==> flow/design.v <==
module APB_INT_Count#(
    parameter DATA_WIDTH = 32,
    parameter ADDR_WIDTH = 16
) 
(
    input  wire                     PCLK,         
    input  wire                     PRESETn,      
    input  wire                     PSEL,         
    input  wire                     PENABLE,      
    input  wire                     PWRITE,       
    input  wire [ADDR_WIDTH-1:0]    PADDR,        
    input  wire [DATA_WIDTH-1:0]    PWDATA,       
    output reg  [DATA_WIDTH-1:0]    PRDATA,       
    output reg                      PREADY,       
    output reg                      PSLVERR,      
    output  wire                    linux_irq,    
    output  wire                    lim_irq,      
    output  wire                    itim_irq,     
    input  wire                     linux_ack,    
    input  wire                     lim_ack,      
    input  wire                     itim_ack      
);
    reg [DATA_WIDTH-1:0] control_regs[0:3];           
    reg [DATA_WIDTH-1:0] linux_count[0:9];            
    reg [DATA_WIDTH-1:0] lim_count[0:9];              
    reg [DATA_WIDTH-1:0] itim_count[0:9];             
    reg invalid_access;   
    always @(posedge PCLK) begin
        if (!PRESETn) begin
            integer x;
            for (x = 0; x < 10; x = x + 1) begin
                linux_count[x] <= {DATA_WIDTH{1'b0}};
            end
        end else if (PSEL && PENABLE && PWRITE && (PADDR == 16'h0010)) begin
            linux_count[0] <= PWDATA;   
        end else if (linux_irq) begin
            linux_count[0] <= linux_count[0] + 1;
        end else if (linux_ack) begin
            integer j;
            for (j = 9; j > 0; j = j - 1) begin
                linux_count[j] <= linux_count[j-1];
            end
            linux_count[0] <= 0;
        end
    end
    always @(posedge PCLK) begin
        if (!PRESETn) begin
            integer y;
            for (y = 0; y < 10; y = y + 1) begin
                lim_count[y] <= {DATA_WIDTH{1'b0}};
            end
        end else if (PSEL && PENABLE && PWRITE && (PADDR == 16'h0040)) begin
            lim_count[0] <= PWDATA;   
        end else if (lim_irq) begin
            lim_count [0] <= lim_count[0] + 1;
        end else if (lim_ack) begin
            integer k;
            for (k = 9; k > 0; k = k - 1) begin 
                lim_count[k] <= lim_count[k-1];
            end
            lim_count[0] <= 0;
        end
    end
    always @(posedge PCLK) begin
        if (!PRESETn) begin
            integer z;
            for (z = 0; z < 10; z = z + 1) begin
                itim_count[z] <= {DATA_WIDTH{1'b0}};
            end
        end else if (PSEL && PENABLE && PWRITE && (PADDR == 16'h0080)) begin
            itim_count[0] <= PWDATA;   
        end else if (itim_irq) begin
            itim_count [0] <= itim_count[0] + 1;
        end else if (itim_ack) begin
            integer l;
            for (l = 9; l > 0; l = l - 1) begin
                itim_count[l] <= itim_count[l-1];
            end
            itim_count[0] <= 0;
        end
    end 
    localparam [31:0] VERSION = 32'h0000_0001;  
    assign linux_irq = control_regs[1][0];
    assign lim_irq = control_regs[2][0];
    assign itim_irq = control_regs[3][0];
    always @(posedge PCLK or negedge PRESETn) begin
        if (!PRESETn) begin
            integer i;
            for (i = 1; i < 4; i = i + 1) control_regs[i] <= {DATA_WIDTH{1'b0}};
            PREADY <= 1'b0;
            PRDATA <= {DATA_WIDTH{1'b0}};
            PSLVERR <= 1'b0;
            invalid_access <= 1'b0;
        end else begin
            PREADY <= 1'b1;
            PSLVERR <= 1'b0;
            if (linux_ack) begin
                control_regs[1][0] <= 0;
            end
            if (lim_ack) begin
                control_regs[2][0] <= 0;
            end            
            if (itim_ack) begin
                control_regs[3][0] <= 0;
            end
            invalid_access <= 1'b0;
            if (PSEL && PENABLE) begin
                if (PWRITE) begin  
                    case (PADDR)
                        16'h0000, 16'h0004, 16'h0008, 16'h000C:
                            control_regs[(PADDR >> 2)] <= PWDATA;
                        16'h0010, 16'h0040, 16'h0080: ;  
                        default: begin
                            invalid_access <= 1'b1;   
                        end
                    endcase
                end else begin
                    case (PADDR)
                        16'h0000: PRDATA <= VERSION;
                        16'h0004, 16'h0008, 16'h000C: PRDATA <= control_regs[(PADDR >> 2)];
                        16'h0010: PRDATA <= linux_count[0];
                        16'h0014: PRDATA <= linux_count[1];
                        16'h0018: PRDATA <= linux_count[2];
                        16'h001C: PRDATA <= linux_count[3];
                        16'h0020: PRDATA <= linux_count[4];
                        16'h0024: PRDATA <= linux_count[5];
                        16'h0028: PRDATA <= linux_count[6];
                        16'h002C: PRDATA <= linux_count[7];
                        16'h0030: PRDATA <= linux_count[8];
                        16'h0034: PRDATA <= linux_count[9];
                        16'h0040: PRDATA <= lim_count[0];
                        16'h0044: PRDATA <= lim_count[1];
                        16'h0048: PRDATA <= lim_count[2];
                        16'h004C: PRDATA <= lim_count[3];
                        16'h0050: PRDATA <= lim_count[4];
                        16'h0054: PRDATA <= lim_count[5];
                        16'h0058: PRDATA <= lim_count[6];
                        16'h005C: PRDATA <= lim_count[7];
                        16'h0060: PRDATA <= lim_count[8];
                        16'h0064: PRDATA <= lim_count[9];
                        16'h0080: PRDATA <= itim_count[0];
                        16'h0084: PRDATA <= itim_count[1];
                        16'h0088: PRDATA <= itim_count[2];
                        16'h008C: PRDATA <= itim_count[3];
                        16'h0090: PRDATA <= itim_count[4];
                        16'h0094: PRDATA <= itim_count[5];
                        16'h0098: PRDATA <= itim_count[6];
                        16'h009C: PRDATA <= itim_count[7];
                        16'h00A0: PRDATA <= itim_count[8];
                        16'h00A4: PRDATA <= itim_count[9];
                        default: begin
                            PRDATA <= {DATA_WIDTH{1'b0}};   
                            invalid_access <= 1'b1;         
                        end
                    endcase
                end 
                if (invalid_access) begin
                    PSLVERR <= 1'b1;
                    PREADY <= 1'b0;   
                end else begin
                    PSLVERR <= 1'b0;
                    PREADY <= 1'b1;   
                end
            end else begin
                    PREADY <= 1'b0;   
            end
        end
    end
endmodule
==> Tool chain data of APB_INT_Count <==
The steps from the RTL of APB_INT_Count to its reports follow in flow order.
Lines are those of the file above, counted from 1.
Operators carry their Yosys type and port widths (W data, S select, Z words).
Cell names lack the library's common part.
{ "inputs": {"design": "APB_INT_Count", "clock_port": "PCLK", "cell_library": "sky130hd", "corner": "tt_025C_1v80"} }

==> Word level <==
Counts by Yosys on the flattened word-level netlist (proc, flatten, opt, wreduce). Print and check cells are left out. Cells with the same type and inputs are merged into one.
{ "bits": {"reg_bits": 1123, "inputBits": 56} }
{ "classes": {"logic": 7, "n_mux": 34, "eq_ne": 36, "addsub": 3, "reduce_logical": 22} }
{ "op_table": {"columns": ["operator", "count"], "rows": [
  ["$pmux W32 S32", 1],
  ["$mux W32", 9],
  ["$eq A16 B7 Y1 const B", 10],
  ["$eq A16 B8 Y1 const B", 10],
  ["$pmux W32 S4", 1],
  ["$eq A16 B6 Y1 const B", 6],
  ["$add A32 B1 Y32 const B", 3],
  ["$eq A16 B5 Y1 const B", 4],
  ["$reduce_or A34 Y1", 1],
  ["$eq A16 B4 Y1 const B", 2],
  ["$mux W1", 23],
  ["$eq A16 B3 Y1 const B", 1],
  ["$logic_not A16 Y1", 1],
  ["$reduce_and A4 Y1", 3],
  ["$reduce_and A3 Y1", 3],
  ["$reduce_bool A3 Y1", 3],
  ["$not A1 Y1", 7],
  ["$reduce_or A7 Y1", 1],
  ["$logic_and A1 B1 Y1", 5],
  ["$reduce_and A5 Y1", 1],
  ["$eq A2 B2 Y1 const B", 2],
  ["$reduce_or A4 Y1", 1],
  ["$reduce_or A3 Y1", 1],
  ["$eq A2 B1 Y1 const B", 1],
  ["$logic_not A2 Y1", 1],
  ["$reduce_and A2 Y1", 1]
]} }

==> Longest topological paths <==
Depth = most cells in a row (Yosys ltp): at word level without a register or memory, in the mapped netlist without a sequential cell, where the memories' decode and read muxes count.
{ "logic_depth": {"word_depth": 5, "abc_area": 1, "mapped_depth": 16, "depth_no_buf": 14} }

==> Netlist <==
Yosys stat after the flow's synthesis: flattened, memories mapped to cells. It holds for the ABC_AREA given above (unset counts as 0); a run with the other value may have another netlist.
Totals and module areas in this step are rounded.
{ "by_type": {"columns": ["type", "count"], "rows": [
  ["dfxtp_1", 960],
  ["o21ai_0", 1452],
  ["a21oi_1", 988],
  ["inv_1", 1063],
  ["dfrtp_1", 131],
  ["nand2_1", 843],
  ["nand3_1", 539],
  ["nor2_1", 468],
  ["buf_2", 280],
  ["edfxtp_1", 32],
  ["clkbuf_1", 208],
  ["nand4_1", 62],
  ["xor2_1", 29],
  ["o21ai_1", 50],
  ["o22ai_1", 26],
  ["nor3_1", 30],
  ["nor2_4", 8],
  ["buf_4", 11]
]} }
Other cell types: 23; their cells: 89.
{ "synth_totals": {"buffers": 506, "sequential_area_mm2": 0.0235, "mapped_area_mm2": 0.0515, "stdcells": 7269, "flip_flops": 1123} }

==> Timing after synthesis <==
Path of least setup slack by OpenSTA after synthesis, without wires, with an ideal clock, recovery checks aside; 20% of the period is set as input and as output delay. Where synthesis merged equal registers, the netlist keeps one of their names.
{ "synth_path": {"kind": "input -> register", "start": "in PADDR[15]", "end": "reg control_regs[0][0]", "required_time_ns": 9.539, "path_slack_ns": 4.228, "delay_ns": 3.772, "clock_period_ns": 10.0, "path_stages": 10, "arrival_ns": 5.311, "input_delay_ns": 2.000, "synth_period_reached_ns": 5.772} }
"delay_ns" = arrival - input delay + setup time.
"path_stages" counts driving pins, that of a launching flip-flop among them; a cell with two outputs on the path counts twice.
"synth_period_reached_ns" = period - worst setup slack (recovery checks aside). The figure is calculated, with input and output delays left at 20% of the set period.
The rows between start and end are the longest chain of elaborated cells between them; the timing report does not say that the signal goes this way. Where chains are equally long, one stands for them.
Each line given opens the expression or statement behind the cell; cells for indexed reads and writes are added by Yosys, which also makes memories of some case tables.
Where a signal picks the word or bit written, the line may be left out of the assigning lines.
{ "synth_via": {"path_cell_list": "nor2_1 nand2_1 nor2_2 buf_4 buf_6 buf_4 nand2_1 nor2_1 nand2_1 nor3_1", "elab_chain_len": 3, "cone_cells": 6, "classes_between": "eq/ne: 3; reduce/logical: 3"} }
{ "synth_rtl": {"columns": ["item", "line_no", "text"], "rows": [
  ["start: declaration", 11, "input  wire [ADDR_WIDTH-1:0]    PADDR,"],
  ["$eq A16 B3 Y1", 109, "case (PADDR)"],
  ["$reduce_or A4 Y1", 109, null],
  ["$reduce_and A5 Y1", null, null],
  ["end: declaration", 23, "reg [DATA_WIDTH-1:0] control_regs[0:3];"]
]} }

==> Timing after layout <==
From the final timing report of stored run 2: the path of least setup slack in the routed layout; clock arrival at registers is part of the times.
{ "layout_path": {"kind": "input -> register", "start": "in PADDR[13]", "end": "reg PRDATA[21]", "clock_period_ns": 7.61, "input_delay_ns": 1.52, "arrival_ns": 5.50, "required_time_ns": 8.28, "path_slack_ns": 2.79, "path_stages": 14} }
The rows between start and end are the longest chain of elaborated cells between them; the timing report does not say that the signal goes this way. Where chains are equally long, one stands for them.
A register here has more assigning lines than the two given.
{ "layout_via": {"path_cell_list": "clkdlybuf4s50_1 nor2_1 nand2_1 nor2_4 buf_4 nand2_2 buf_4 o21ai_0 nor2_1 nand2_1 nor2_1 nand2_1 nand2_1 nand2_1", "elab_chain_len": 3, "cone_cells": 36, "classes_between": "eq/ne: 33; mux: 1; reduce/logical: 2"} }
{ "layout_rtl": {"columns": ["item", "line_no", "text"], "rows": [
  ["start: declaration", 11, "input  wire [ADDR_WIDTH-1:0]    PADDR,"],
  ["$eq A16 B3 Y1", 118, "case (PADDR)"],
  ["$reduce_or A3 Y1", 118, null],
  ["$pmux W32 S32", 118, null],
  ["end: assignment", 120, "16'h0004, 16'h0008, 16'h000C: PRDATA <= control_regs[(PADDR >> 2)];"],
  ["end: assignment", 121, "16'h0010: PRDATA <= linux_count[0];"],
  ["end: declaration", 13, "output reg  [DATA_WIDTH-1:0]    PRDATA,"]
]} }

==> results <==
Measured data: module APB_INT_Count, platform sky130hd, 5 stored runs of the flow under differing settings, order arbitrary. Input and output delays are each 20% of the period that was set; the output load is 0.01 pF.
"achievedPeriod_ns": clock period set for the run, less the worst setup slack. It is reckoned from that one timing run; input and output delays stay at 20% of the period that was set.
By "worst_path_time_ns" is meant the share of the clock period that the worst setup path is allowed (20% is reserved at inputs, 20% at outputs), minus its slack. Clock arrival times at its registers enter into it.
"power.total_mw" is the tool's figure for a default switching activity; nothing was simulated.
The results are shown rounded.
[
  {
    "run": "stored run 1",
    "settings": { "ABC_AREA": 1, "CELL_PAD_IN_SITES_DETAIL_PLACEMENT": 2, "CORE_ASPECT_RATIO": 0.73, "CORE_UTILIZATION": 51, "GPL_ROUTABILITY_DRIVEN": 0, "MIN_ROUTING_LAYER": "met2", "SLEW_MARGIN": 10, "period_ns": 10.0, "CAP_MARGIN": 20, "CORE_MARGIN": 2 },
    "outcome": "did not finish, placement stopped with DPL-0033"
  },
  {
    "run": "stored run 2",
    "settings": { "ABC_AREA": 1, "CAP_MARGIN": 15, "CELL_PAD_IN_SITES_DETAIL_PLACEMENT": 2, "CORE_ASPECT_RATIO": 0.72, "CORE_MARGIN": 4, "CORE_UTILIZATION": 26, "CTS_CLUSTER_DIAMETER": 317, "CTS_CLUSTER_SIZE": 30, "GPL_ROUTABILITY_DRIVEN": 1, "GPL_TIMING_DRIVEN": 1, "MIN_ROUTING_LAYER": "met2", "PLACE_DENSITY_LB_ADDON": 0.05, "SLEW_MARGIN": 15, "TNS_END_PERCENT": 60, "period_ns": 7.61 },
    "results": { "power.total_mw": 10.8, "timing.setup.ws_ns": 2.79, "timing.setup.tns_ns": 0.000, "total_die_area_mm2": 0.205, "cell_area_final_mm2": 0.0558, "fin_util_frac": 0.284, "ws_hold_ns": 0.457, "worst_path_time_ns": 3.30, "critical_path_kind": "input -> register", "yosys.chip_area_mm2": 0.0515, "achievedPeriod_ns": 4.823 }
  },
  {
    "run": "stored run 3",
    "settings": { "ABC_AREA": 1, "CAP_MARGIN": 10, "CELL_PAD_IN_SITES_DETAIL_PLACEMENT": 2, "CORE_ASPECT_RATIO": 0.72, "CORE_UTILIZATION": 33, "CTS_CLUSTER_DIAMETER": 317, "CTS_CLUSTER_SIZE": 30, "GPL_ROUTABILITY_DRIVEN": 0, "GPL_TIMING_DRIVEN": 0, "MIN_ROUTING_LAYER": "met1", "PLACE_DENSITY_LB_ADDON": 0.05, "TNS_END_PERCENT": 60, "period_ns": 6.76, "CORE_MARGIN": 2, "SLEW_MARGIN": 20 },
    "results": { "power.total_mw": 12.1, "timing.setup.tns_ns": 0.000, "yosys.chip_area_mm2": 0.0515, "achievedPeriod_ns": 5.019, "total_die_area_mm2": 0.159, "worst_path_time_ns": 3.67, "critical_path_kind": "input -> register", "fin_util_frac": 0.366, "cell_area_final_mm2": 0.0564, "timing.setup.ws_ns": 1.74, "ws_hold_ns": 0.458 }
  },
  {
    "run": "stored run 4",
    "settings": { "CORE_ASPECT_RATIO": 1.1, "CORE_UTILIZATION": 56, "CTS_CLUSTER_DIAMETER": 384, "CTS_CLUSTER_SIZE": 70, "PLACE_DENSITY_LB_ADDON": 0.22, "SETUP_SLACK_MARGIN": -0.22, "SLEW_MARGIN": 15, "TNS_END_PERCENT": 70, "period_ns": 11.8, "CAP_MARGIN": 20, "CORE_MARGIN": 2 },
    "results": { "timing.setup.tns_ns": 0.000, "total_die_area_mm2": 0.0867, "power.total_mw": 5.42, "timing.setup.ws_ns": 5.28, "yosys.chip_area_mm2": 0.0472, "ws_hold_ns": 0.395, "fin_util_frac": 0.59, "cell_area_final_mm2": 0.0492, "achievedPeriod_ns": 6.521, "worst_path_time_ns": 4.16, "critical_path_kind": "input -> register" }
  },
  {
    "run": "stored run 5",
    "settings": { "ABC_AREA": 1, "CORE_ASPECT_RATIO": 0.54, "CORE_MARGIN": 3, "CORE_UTILIZATION": 62, "CTS_CLUSTER_DIAMETER": 259, "GPL_ROUTABILITY_DRIVEN": 1, "HOLD_SLACK_MARGIN": -0.02, "PLACE_DENSITY_LB_ADDON": 0.16, "SETUP_SLACK_MARGIN": -0.37, "TNS_END_PERCENT": 10, "period_ns": 10.2, "CAP_MARGIN": 20, "SLEW_MARGIN": 20 },
    "results": { "power.total_mw": 9.22, "total_die_area_mm2": 0.0868, "timing.setup.tns_ns": 0.000, "timing.setup.ws_ns": 4.50, "fin_util_frac": 0.683, "worst_path_time_ns": 3.66, "critical_path_kind": "input -> register", "ws_hold_ns": 0.445, "cell_area_final_mm2": 0.0553, "achievedPeriod_ns": 5.704, "yosys.chip_area_mm2": 0.0515 }
  }
]
